==> flow/design.v <==
module ALU(Ain,Bin,ALUop,out,Z);
input [15:0] Ain, Bin;
input [1:0] ALUop;
output [15:0] out;
output Z;
assign out = (ALUop == 2'b00) ? (Ain + Bin) : (ALUop == 2'b01) ? (Ain - Bin) : (ALUop == 2'b10) ? (Ain & Bin) : (~Bin) ;
assign Z =  (out == 16'b0000000000000000) ?  1'b1 : 1'b0;
endmodule
module regfile(data_in,writenum,write,readnum,clk,data_out);
input [15:0] data_in;
input [2:0] writenum, readnum;
input write, clk;
output [15:0] data_out;
reg [15:0] R[7:0];  
reg [15:0] data_out;
always_ff @ (posedge clk)
begin 
if (write)  
    R[writenum] <= data_in;   
end  
assign data_out = R[readnum];  
endmodule
module shifter(in,shift,sout);
input [15:0] in;
input [1:0] shift;
output [15:0] sout;
reg [15:0] sout;
always_comb 
begin 
    if (shift == 2'b00)
        sout = in;
    else if (shift == 2'b01)
        sout = in << 1;
    else if (shift == 2'b10)
        sout = in >> 1;
    else if (shift == 2'b11)
    begin
      sout = in >> 1;
      sout[15] = in[15];
    end 
    else 
    sout = 16'bxxxxxxxxxxxxxxxx;
end 
endmodule
module datapath (clk, writenum, readnum, write, datapath_in, vsel, loada, loadb, loadc, shift, asel, bsel, ALUop, loads, Z_out, datapath_out);
input write, clk, loada, loadb, loadc, asel, bsel, loads, vsel;
input [1:0] ALUop, shift;
input [2:0] writenum, readnum;
input [15:0] datapath_in;
output Z_out;
output [15:0] datapath_out;
wire [15:0] data_in;
reg[15:0] aloaded, in;
wire [15:0] Bin, Ain;
reg Z_out;
reg [15:0] datapath_out;
wire [15:0] data_out, sout, out;
wire Z;
assign data_in = vsel ? datapath_in : datapath_out;  
regfile REGFILE(data_in, writenum, write, readnum, clk, data_out);  
always_ff @(posedge clk)  
begin
if (loada == 1) 
begin
 aloaded <= data_out ;
end
end 
always_ff @(posedge clk)  
begin
if (loadb == 1) 
begin
 in <= data_out ;
end
end 
shifter SHIFTER(in,shift,sout);
assign Bin = bsel ? ({11'b0, datapath_in[4:0]}) : sout ;  
assign Ain = asel ? (16'b0000000000000000) : aloaded ;
ALU alu(Ain,Bin,ALUop,out,Z);  
always_ff @(posedge clk)  
begin
if (loads == 1) 
begin
 Z_out <= Z ;
end
end 
always_ff @(posedge clk)  
begin
if (loadc == 1) 
begin
 datapath_out <= out ;
end
end 
endmodule 
Appendix: tool output

## From RTL to reports: datapath

Tool output for the design above before and after an edit, in the order of the flow.
Lines under "unedited" count in the file above, lines under "edited" in the edited file.
"difference" is "edited" less "unedited", of the values as shown; "relative change" is that difference over "unedited", in percent.
Operators: Yosys type, input widths -> output width; for muxes data width and select width s.
Cell names lack the library's common part.
The mark - stands for no value.

| design | value |
|---|---|
| design top | datapath |
| clock port | clk |
| library | sky130hd |
| timing corner | tt_025C_1v80 |

## The edit

Unified diff, file above to edited file.
A script made this edit. It changes what the design does and was not meant as an optimisation.

```diff
@@ -4,5 +4,5 @@
 output [15:0] out;
 output Z;
-assign out = (ALUop == 2'b00) ? (Ain + Bin) : (ALUop == 2'b01) ? (Ain - Bin) : (ALUop == 2'b10) ? (Ain & Bin) : (~Bin) ;
+assign out = (ALUop == 2'b00) ? (Ain | Bin) : (ALUop == 2'b01) ? (Ain - Bin) : (ALUop == 2'b10) ? (Ain & Bin) : (~Bin) ;
 assign Z =  (out == 16'b0000000000000000) ?  1'b1 : 1'b0;
 endmodule
```

## Word level

Yosys after proc, flatten, opt, wreduce and memory -nomap, before mapping. Enables and synchronous resets that opt folds into registers are not counted as muxes. Memory bits, and registers merged into a memory's read port (data or address), are not among the register bits. Print and check cells are not counted. Equal cells are merged and count once.
Memory sizes are those after Yosys's memory passes, which may raise the word count (mostly to a power of two), join words into wider ones and drop unused or constant bits.

Storage and ports:

| item | unedited | edited | difference | relative change (%) |
|---|---|---|---|---|
| flip-flop bits (word level) | 49 | 49 | 0 | 0.00 |
| latch bits | 0 | 0 | 0 | - |
| RAM bits | 128 | 128 | 0 | 0.00 |
| memory bits (read-only) | 0 | 0 | 0 | - |
| word width x clocked read ports | 0 | 0 | 0 | - |
| memories kept | 1 | 1 | 0 | 0.00 |
| output and inout port bits | 17 | 17 | 0 | 0.00 |
| word-level cells | 32 | 32 | 0 | 0.00 |

Cells by class:

| item | unedited | edited | difference | relative change (%) |
|---|---|---|---|---|
| $add $sub $neg | 2 | 1 | -1 | -50.00 |
| multipliers | 0 | 0 | 0 | - |
| div/mod/pow operators | 0 | 0 | 0 | - |
| $lt $le $gt $ge | 0 | 0 | 0 | - |
| equal/unequal tests | 5 | 5 | 0 | 0.00 |
| shifts and indexed selects | 0 | 0 | 0 | - |
| multiplexer cells | 15 | 15 | 0 | 0.00 |
| bitwise operators | 2 | 3 | +1 | +50.00 |
| reduce/logical cells | 3 | 3 | 0 | 0.00 |

Memories:

| item | unedited | edited |
|---|---|---|
| words x width with read and write ports | REGFILE.R 8x16 r1 w1 | REGFILE.R 8x16 r1 w1 |

Operators by type and width:

| kind | unedited | edited | difference | relative change (%) |
|---|---|---|---|---|
| $add 16x16->16 | 1 | 0 | -1 | -100.00 |
| $or 16x16->16 | 0 | 1 | +1 | - |

Unchanged operator kinds not shown: 11.

## Logic depth

Yosys ltp: most cells in a row. Word level: on the elaborated netlist, between registers, memories and ports. Mapped: between sequential cells and ports; inverters and the memories' decode and read muxes count.

Depth:

| item | unedited | edited | difference | relative change (%) |
|---|---|---|---|---|
| depth after elaboration | 12 | 12 | 0 | 0.00 |
| ABC_AREA | 0 | 0 | - | - |
| mapped depth | 18 | 18 | 0 | 0.00 |
| gate-level depth less buffers | 15 | 15 | 0 | 0.00 |

## After synthesis

The flow's flattened synthesis, as Yosys stat reports it; memories are mapped. The netlist is that of the ABC_AREA named above (0 if unset); the other value can give another one.

Cells by type:

| cell type | unedited | edited | difference | relative change (%) |
|---|---|---|---|---|
| inv_1 | 27 | 47 | +20 | +74.07 |
| nor2_1 | 50 | 34 | -16 | -32.00 |
| ha_1 | 29 | 44 | +15 | +51.72 |
| nor2b_1 | 21 | 6 | -15 | -71.43 |
| nand2b_1 | 10 | 25 | +15 | +150.00 |
| a21oi_1 | 30 | 21 | -9 | -30.00 |
| nand2_1 | 33 | 25 | -8 | -24.24 |
| nand3_1 | 15 | 7 | -8 | -53.33 |
| o21ai_0 | 23 | 18 | -5 | -21.74 |
| clkbuf_1 | 21 | 17 | -4 | -19.05 |
| a21o_1 | 6 | 2 | -4 | -66.67 |
| buf_2 | 6 | 2 | -4 | -66.67 |
| and3_1 | 5 | 1 | -4 | -80.00 |
| o2111ai_1 | 4 | 0 | -4 | -100.00 |
| mux2_2 | 37 | 34 | -3 | -8.11 |
| nor3_1 | 14 | 11 | -3 | -21.43 |
| o211ai_1 | 7 | 4 | -3 | -42.86 |
| a31oi_1 | 5 | 2 | -3 | -60.00 |

Unchanged cell types not shown: 11.
Not every row of either side is listed.

Synthesis totals:

| item | unedited | edited | difference | relative change (%) |
|---|---|---|---|---|
| mapped cells | 664 | 593 | -71 | -10.69 |
| mapped area (um2) | 9,191.3 | 8,743.4 | -447.9 | -4.87 |
| sequential area (um2) | 5,315.1 | 5,315.1 | 0.0 | 0.00 |
| mapped flip-flops | 177 | 177 | 0 | 0.00 |

By module: a second synthesis without flattening, with its own total; a netlist apart from the flattened one above.

Unflattened totals:

| item | unedited | edited | difference | relative change (%) |
|---|---|---|---|---|
| cell total of the unflattened synthesis | 688 | 580 | -108 | -15.70 |
| area (unflattened synthesis) (um2) | 9,544.2 | 8,944.8 | -599.4 | -6.28 |

Rows give one instance, submodules left out.

By module, unedited:

| module | times used | cells | area (um2) | seq. area (um2) |
|---|---|---|---|---|
| regfile | 1 | 198 | 4,973.5 | 3,843.7 |
| ALU | 1 | 336 | 2,255.9 | 0.0 |
| datapath | 1 | 102 | 1,974.4 | 1,471.4 |
| shifter | 1 | 52 | 340.3 | 0.0 |

By module, edited:

| module | times used | cells | area (um2) | seq. area (um2) |
|---|---|---|---|---|
| regfile | 1 | 198 | 4,973.5 | 3,843.7 |
| datapath | 1 | 102 | 1,974.4 | 1,471.4 |
| ALU | 1 | 228 | 1,656.6 | 0.0 |
| shifter | 1 | 52 | 340.3 | 0.0 |

## Path before layout

OpenSTA on the mapped netlist: ideal clock, no wires. The path of least setup slack (recovery checks aside). Input and output delay are each 20% of the period. Register names are those of the netlist, which keeps one name where synthesis merged equal registers.

Timing path post-synthesis:

| item | unedited | edited | difference | relative change (%) |
|---|---|---|---|---|
| path type | input port to flip-flop | input port to flip-flop | - | - |
| start point | in shift[0] | in shift[0] | - | - |
| end point | reg Z_out | reg Z_out | - | - |
| period (ps) | 5,500 | 5,500 | 0 | 0.00 |
| input delay (ps) | 1,100 | 1,100 | 0 | 0.00 |
| time at the first pin (ps) | 1,100 | 1,100 | 0 | 0.00 |
| arrival time (ps) | 5,107 | 4,800 | -307 | -6.01 |
| setup slack (ps) | 223 | 531 | +308 | - |
| path delay (ps) | 4,177 | 3,870 | -307 | -7.35 |
| driving pins on the path | 16 | 16 | 0 | 0.00 |
| period reached after synthesis (ps) | 5,277 | 4,969 | -308 | -5.84 |

"path delay" is the arrival time less input delay plus setup time.
"driving pins on the path": output pins that drive a net of the path, with the launching flip-flop's if there is one; two outputs of one cell count as two.
"period reached after synthesis" is the clock period less the worst setup slack; recovery checks do not enter. This is arithmetic on one report: input and output delays are still those of the set period (20% each).
Between the ends stands the longest chain of elaborated cells between them, by number of cells; it is not shown to be the way that was timed. Of several equally long chains one is given.
A line is the first line of the expression or statement that the cell stems from. Yosys adds cells for indexed reads and writes and turns some case tables into memories.

| between the ends, post-synthesis, unedited | value |
|---|---|
| cells stage by stage | buf_6 -> or3b_4 -> a2bb2oi_2 -> ha_1 -> inv_1 -> fa_1 -> a21o_1 -> a311oi_1 -> o22ai_2 -> o41ai_2 -> o31ai_1 -> mux2_4 -> a211o_1 -> or4_1 -> or4_1 -> nor4_2 |
| cells in the longest elaborated chain | 12 |

Ends and longest elaborated chain, post-synthesis, unedited:

| item | line | RTL |
|---|---|---|
| start: declaration | 47 | `input [1:0] ALUop, shift;` |
| $eq 2x2->1 | 36 | `else if (shift == 2'b11)` |
| $mux 15 | 36 |  |
| $mux 16 | 34 | `else if (shift == 2'b10)` |
| $mux 16 | 32 | `else if (shift == 2'b01)` |
| $mux 16 | 30 | `if (shift == 2'b00)` |
| $mux 16 | 76 | `assign Bin = bsel ? ({11'b0, datapath_in[4:0]}) : sout ;` |
| $not 16->16 | 6 | `assign out = (ALUop == 2'b00) ? (Ain + Bin) : (ALUop == 2'b01) ? (Ain - Bin) : (ALUop == 2'b10) ? (Ain & Bin) ...` |
| $mux 16 x3 | 6 |  |
| $logic_not 16->1 | 7 | `assign Z =  (out == 16'b0000000000000000) ?  1'b1 : 1'b0;` |
| $mux 1 | 7 |  |
| end: assignment | 83 | `Z_out <= Z ;` |
| end: declaration | 50 | `output Z_out;` |

Nets of the timed path that keep an RTL name, with a line that drives or declares them; the list need not be complete.

Nets with RTL names, path post-synthesis, unedited:

| net | line |
|---|---|
| alu.out[12] | 6 |

| between the ends, post-synthesis, edited | value |
|---|---|
| cells stage by stage | buf_6 -> clkbuf_1 -> nor2_1 -> a22oi_1 -> o21ai_0 -> ha_1 -> inv_1 -> ha_1 -> a2111oi_0 -> o32ai_1 -> a211oi_1 -> xnor2_1 -> a21oi_1 -> or4_1 -> or4_1 -> nor4_2 |
| cells in the longest elaborated chain | 12 |

Ends and longest elaborated chain, post-synthesis, edited:

| item | line | RTL |
|---|---|---|
| start: declaration | 47 | `input [1:0] ALUop, shift;` |
| $eq 2x2->1 | 36 | `else if (shift == 2'b11)` |
| $mux 15 | 36 |  |
| $mux 16 | 34 | `else if (shift == 2'b10)` |
| $mux 16 | 32 | `else if (shift == 2'b01)` |
| $mux 16 | 30 | `if (shift == 2'b00)` |
| $mux 16 | 76 | `assign Bin = bsel ? ({11'b0, datapath_in[4:0]}) : sout ;` |
| $not 16->16 | 6 | `assign out = (ALUop == 2'b00) ? (Ain \| Bin) : (ALUop == 2'b01) ? (Ain - Bin) : (ALUop == 2'b10) ? (Ain & Bin) ...` |
| $mux 16 x3 | 6 |  |
| $logic_not 16->1 | 7 | `assign Z =  (out == 16'b0000000000000000) ?  1'b1 : 1'b0;` |
| $mux 1 | 7 |  |
| end: assignment | 83 | `Z_out <= Z ;` |
| end: declaration | 50 | `output Z_out;` |

Nets with RTL names, path post-synthesis, edited:

| net | line |
|---|---|
| alu.out[6] | 6 |

## Path in the finished layout

Path of least setup slack in the final report of the runs of pair A (OpenROAD, finished layout, wires in). Where an end is a register, its clock arrival counts in the times.
The report prints the path's times to 10 ps; the period is as set.

Timing path after layout:

| item | unedited | edited | difference | relative change (%) |
|---|---|---|---|---|
| path type | input port to flip-flop | input port to flip-flop | - | - |
| start point | in bsel | in shift[1] | - | - |
| end point | reg Z_out | reg Z_out | - | - |
| period (ps) | 5,500 | 5,500 | 0 | 0.00 |
| input delay (ps) | 1,100 | 1,100 | 0 | 0.00 |
| time at the first pin (ps) | 1,100 | 1,100 | 0 | 0.00 |
| arrival time (ps) | 5,490 | 5,390 | -100 | -1.82 |
| setup slack (ps) | 260 | 360 | +100 | - |
| driving pins on the path | 16 | 15 | -1 | -6.25 |

Between the ends stands the longest chain of elaborated cells between them, by number of cells; it is not shown to be the way that was timed. Of several equally long chains one is given.

| between the ends, after layout, unedited | value |
|---|---|
| cells stage by stage | clkdlybuf4s50_1 -> inv_1 -> buf_4 -> mux2i_1 -> ha_1 -> a21o_1 -> buf_4 -> o211ai_1 -> o22ai_2 -> o41ai_4 -> o31ai_2 -> mux2_4 -> a211o_1 -> or4_1 -> or4_4 -> nor4_2 |
| cells in the longest elaborated chain | 7 |

Ends and longest elaborated chain, after layout, unedited:

| item | line | RTL |
|---|---|---|
| start: declaration | 46 | `input write, clk, loada, loadb, loadc, asel, bsel, loads, vsel;` |
| $mux 16 | 76 | `assign Bin = bsel ? ({11'b0, datapath_in[4:0]}) : sout ;` |
| $not 16->16 | 6 | `assign out = (ALUop == 2'b00) ? (Ain + Bin) : (ALUop == 2'b01) ? (Ain - Bin) : (ALUop == 2'b10) ? (Ain & Bin) ...` |
| $mux 16 x3 | 6 |  |
| $logic_not 16->1 | 7 | `assign Z =  (out == 16'b0000000000000000) ?  1'b1 : 1'b0;` |
| $mux 1 | 7 |  |
| end: assignment | 83 | `Z_out <= Z ;` |
| end: declaration | 50 | `output Z_out;` |

Nets of the timed path that keep an RTL name, with a line that drives or declares them; the list need not be complete.

Nets with RTL names, path after layout, unedited:

| net | line |
|---|---|
| alu.out[12] | 6 |

| between the ends, after layout, edited | value |
|---|---|
| cells stage by stage | clkdlybuf4s50_1 -> nor3b_1 -> a211oi_1 -> ha_1 -> inv_1 -> ha_1 -> a2111oi_0 -> buf_4 -> nor2_1 -> xor2_1 -> o22ai_1 -> or4_1 -> or4_1 -> or4_1 -> nor4_2 |
| cells in the longest elaborated chain | 12 |

Ends and longest elaborated chain, after layout, edited:

| item | line | RTL |
|---|---|---|
| start: declaration | 47 | `input [1:0] ALUop, shift;` |
| $eq 2x2->1 | 36 | `else if (shift == 2'b11)` |
| $mux 15 | 36 |  |
| $mux 16 | 34 | `else if (shift == 2'b10)` |
| $mux 16 | 32 | `else if (shift == 2'b01)` |
| $mux 16 | 30 | `if (shift == 2'b00)` |
| $mux 16 | 76 | `assign Bin = bsel ? ({11'b0, datapath_in[4:0]}) : sout ;` |
| $not 16->16 | 6 | `assign out = (ALUop == 2'b00) ? (Ain \| Bin) : (ALUop == 2'b01) ? (Ain - Bin) : (ALUop == 2'b10) ? (Ain & Bin) ...` |
| $mux 16 x3 | 6 |  |
| $logic_not 16->1 | 7 | `assign Z =  (out == 16'b0000000000000000) ?  1'b1 : 1'b0;` |
| $mux 1 | 7 |  |
| end: assignment | 83 | `Z_out <= Z ;` |
| end: declaration | 50 | `output Z_out;` |

Nets with RTL names, path after layout, edited:

| net | line |
|---|---|
| alu.out[2] | 6 |

## Layout results

Both versions went through the flow (Yosys, OpenROAD) with the same settings in each pair. Constraints: input delay and output delay 20% of the set period each, output load 0.01 pF.

| flow settings, pair A | value |
|---|---|
| CORE_UTILIZATION | 40 |
| period_ns | 5.5 |
| CAP_MARGIN | 20 |
| CORE_MARGIN | 2 |
| SLEW_MARGIN | 20 |

Results, pair A:

| item | unedited | edited | difference | relative change (%) |
|---|---|---|---|---|
| Yosys chip area after synthesis (um2) | 9,191.3 | 8,743.4 | -447.9 | -4.87 |
| area inside the die boundary (um2) | 24,206.7 | 23,056.9 | -1,149.8 | -4.75 |
| standard-cell area after layout (um2) | 11,220.8 | 10,334.9 | -885.9 | -7.90 |
| utilization after layout | 0.497 | 0.478 | -0.019 | - |
| lowest setup slack (ps) | 259 | 361 | +102 | - |
| total negative slack (ps) | 0 | 0 | 0 | - |
| final worst hold slack (ps) | 712 | 732 | +20 | - |
| power consumption (µW) | 3,473 | 3,211 | -262 | -7.54 |
| clock period reached (ps) | 5,241 | 5,139 | -102 | -1.95 |

| flow settings, pair B | value |
|---|---|
| CAP_MARGIN | 25 |
| CORE_UTILIZATION | 39 |
| GPL_ROUTABILITY_DRIVEN | 0 |
| GPL_TIMING_DRIVEN | 0 |
| MAX_ROUTING_LAYER | met5 |
| PLACE_DENSITY_LB_ADDON | 0.05 |
| SLEW_MARGIN | 25 |
| period_ns | 9.29 |
| CORE_MARGIN | 2 |

Results, pair B:

| item | unedited | edited | difference | relative change (%) |
|---|---|---|---|---|
| Yosys chip area after synthesis (um2) | 9,191.3 | 8,743.4 | -447.9 | -4.87 |
| area inside the die boundary (um2) | 24,811.0 | 23,632.9 | -1,178.1 | -4.75 |
| standard-cell area after layout (um2) | 10,772.8 | 10,251.1 | -521.7 | -4.84 |
| utilization after layout | 0.462 | 0.468 | +0.006 | - |
| lowest setup slack (ps) | 2,138 | 2,633 | +495 | - |
| total negative slack (ps) | 0 | 0 | 0 | - |
| final worst hold slack (ps) | 723 | 731 | +8 | - |
| power consumption (µW) | 1,983 | 1,925 | -58 | -2.92 |
| clock period reached (ps) | 7,152 | 6,657 | -495 | -6.92 |

"clock period reached" = clock period - worst setup slack. The figure is calculated, with input and output delays left at 20% of the set period.
"power consumption" rests on the timing tool's default activity at the inputs, not on a simulated workload.
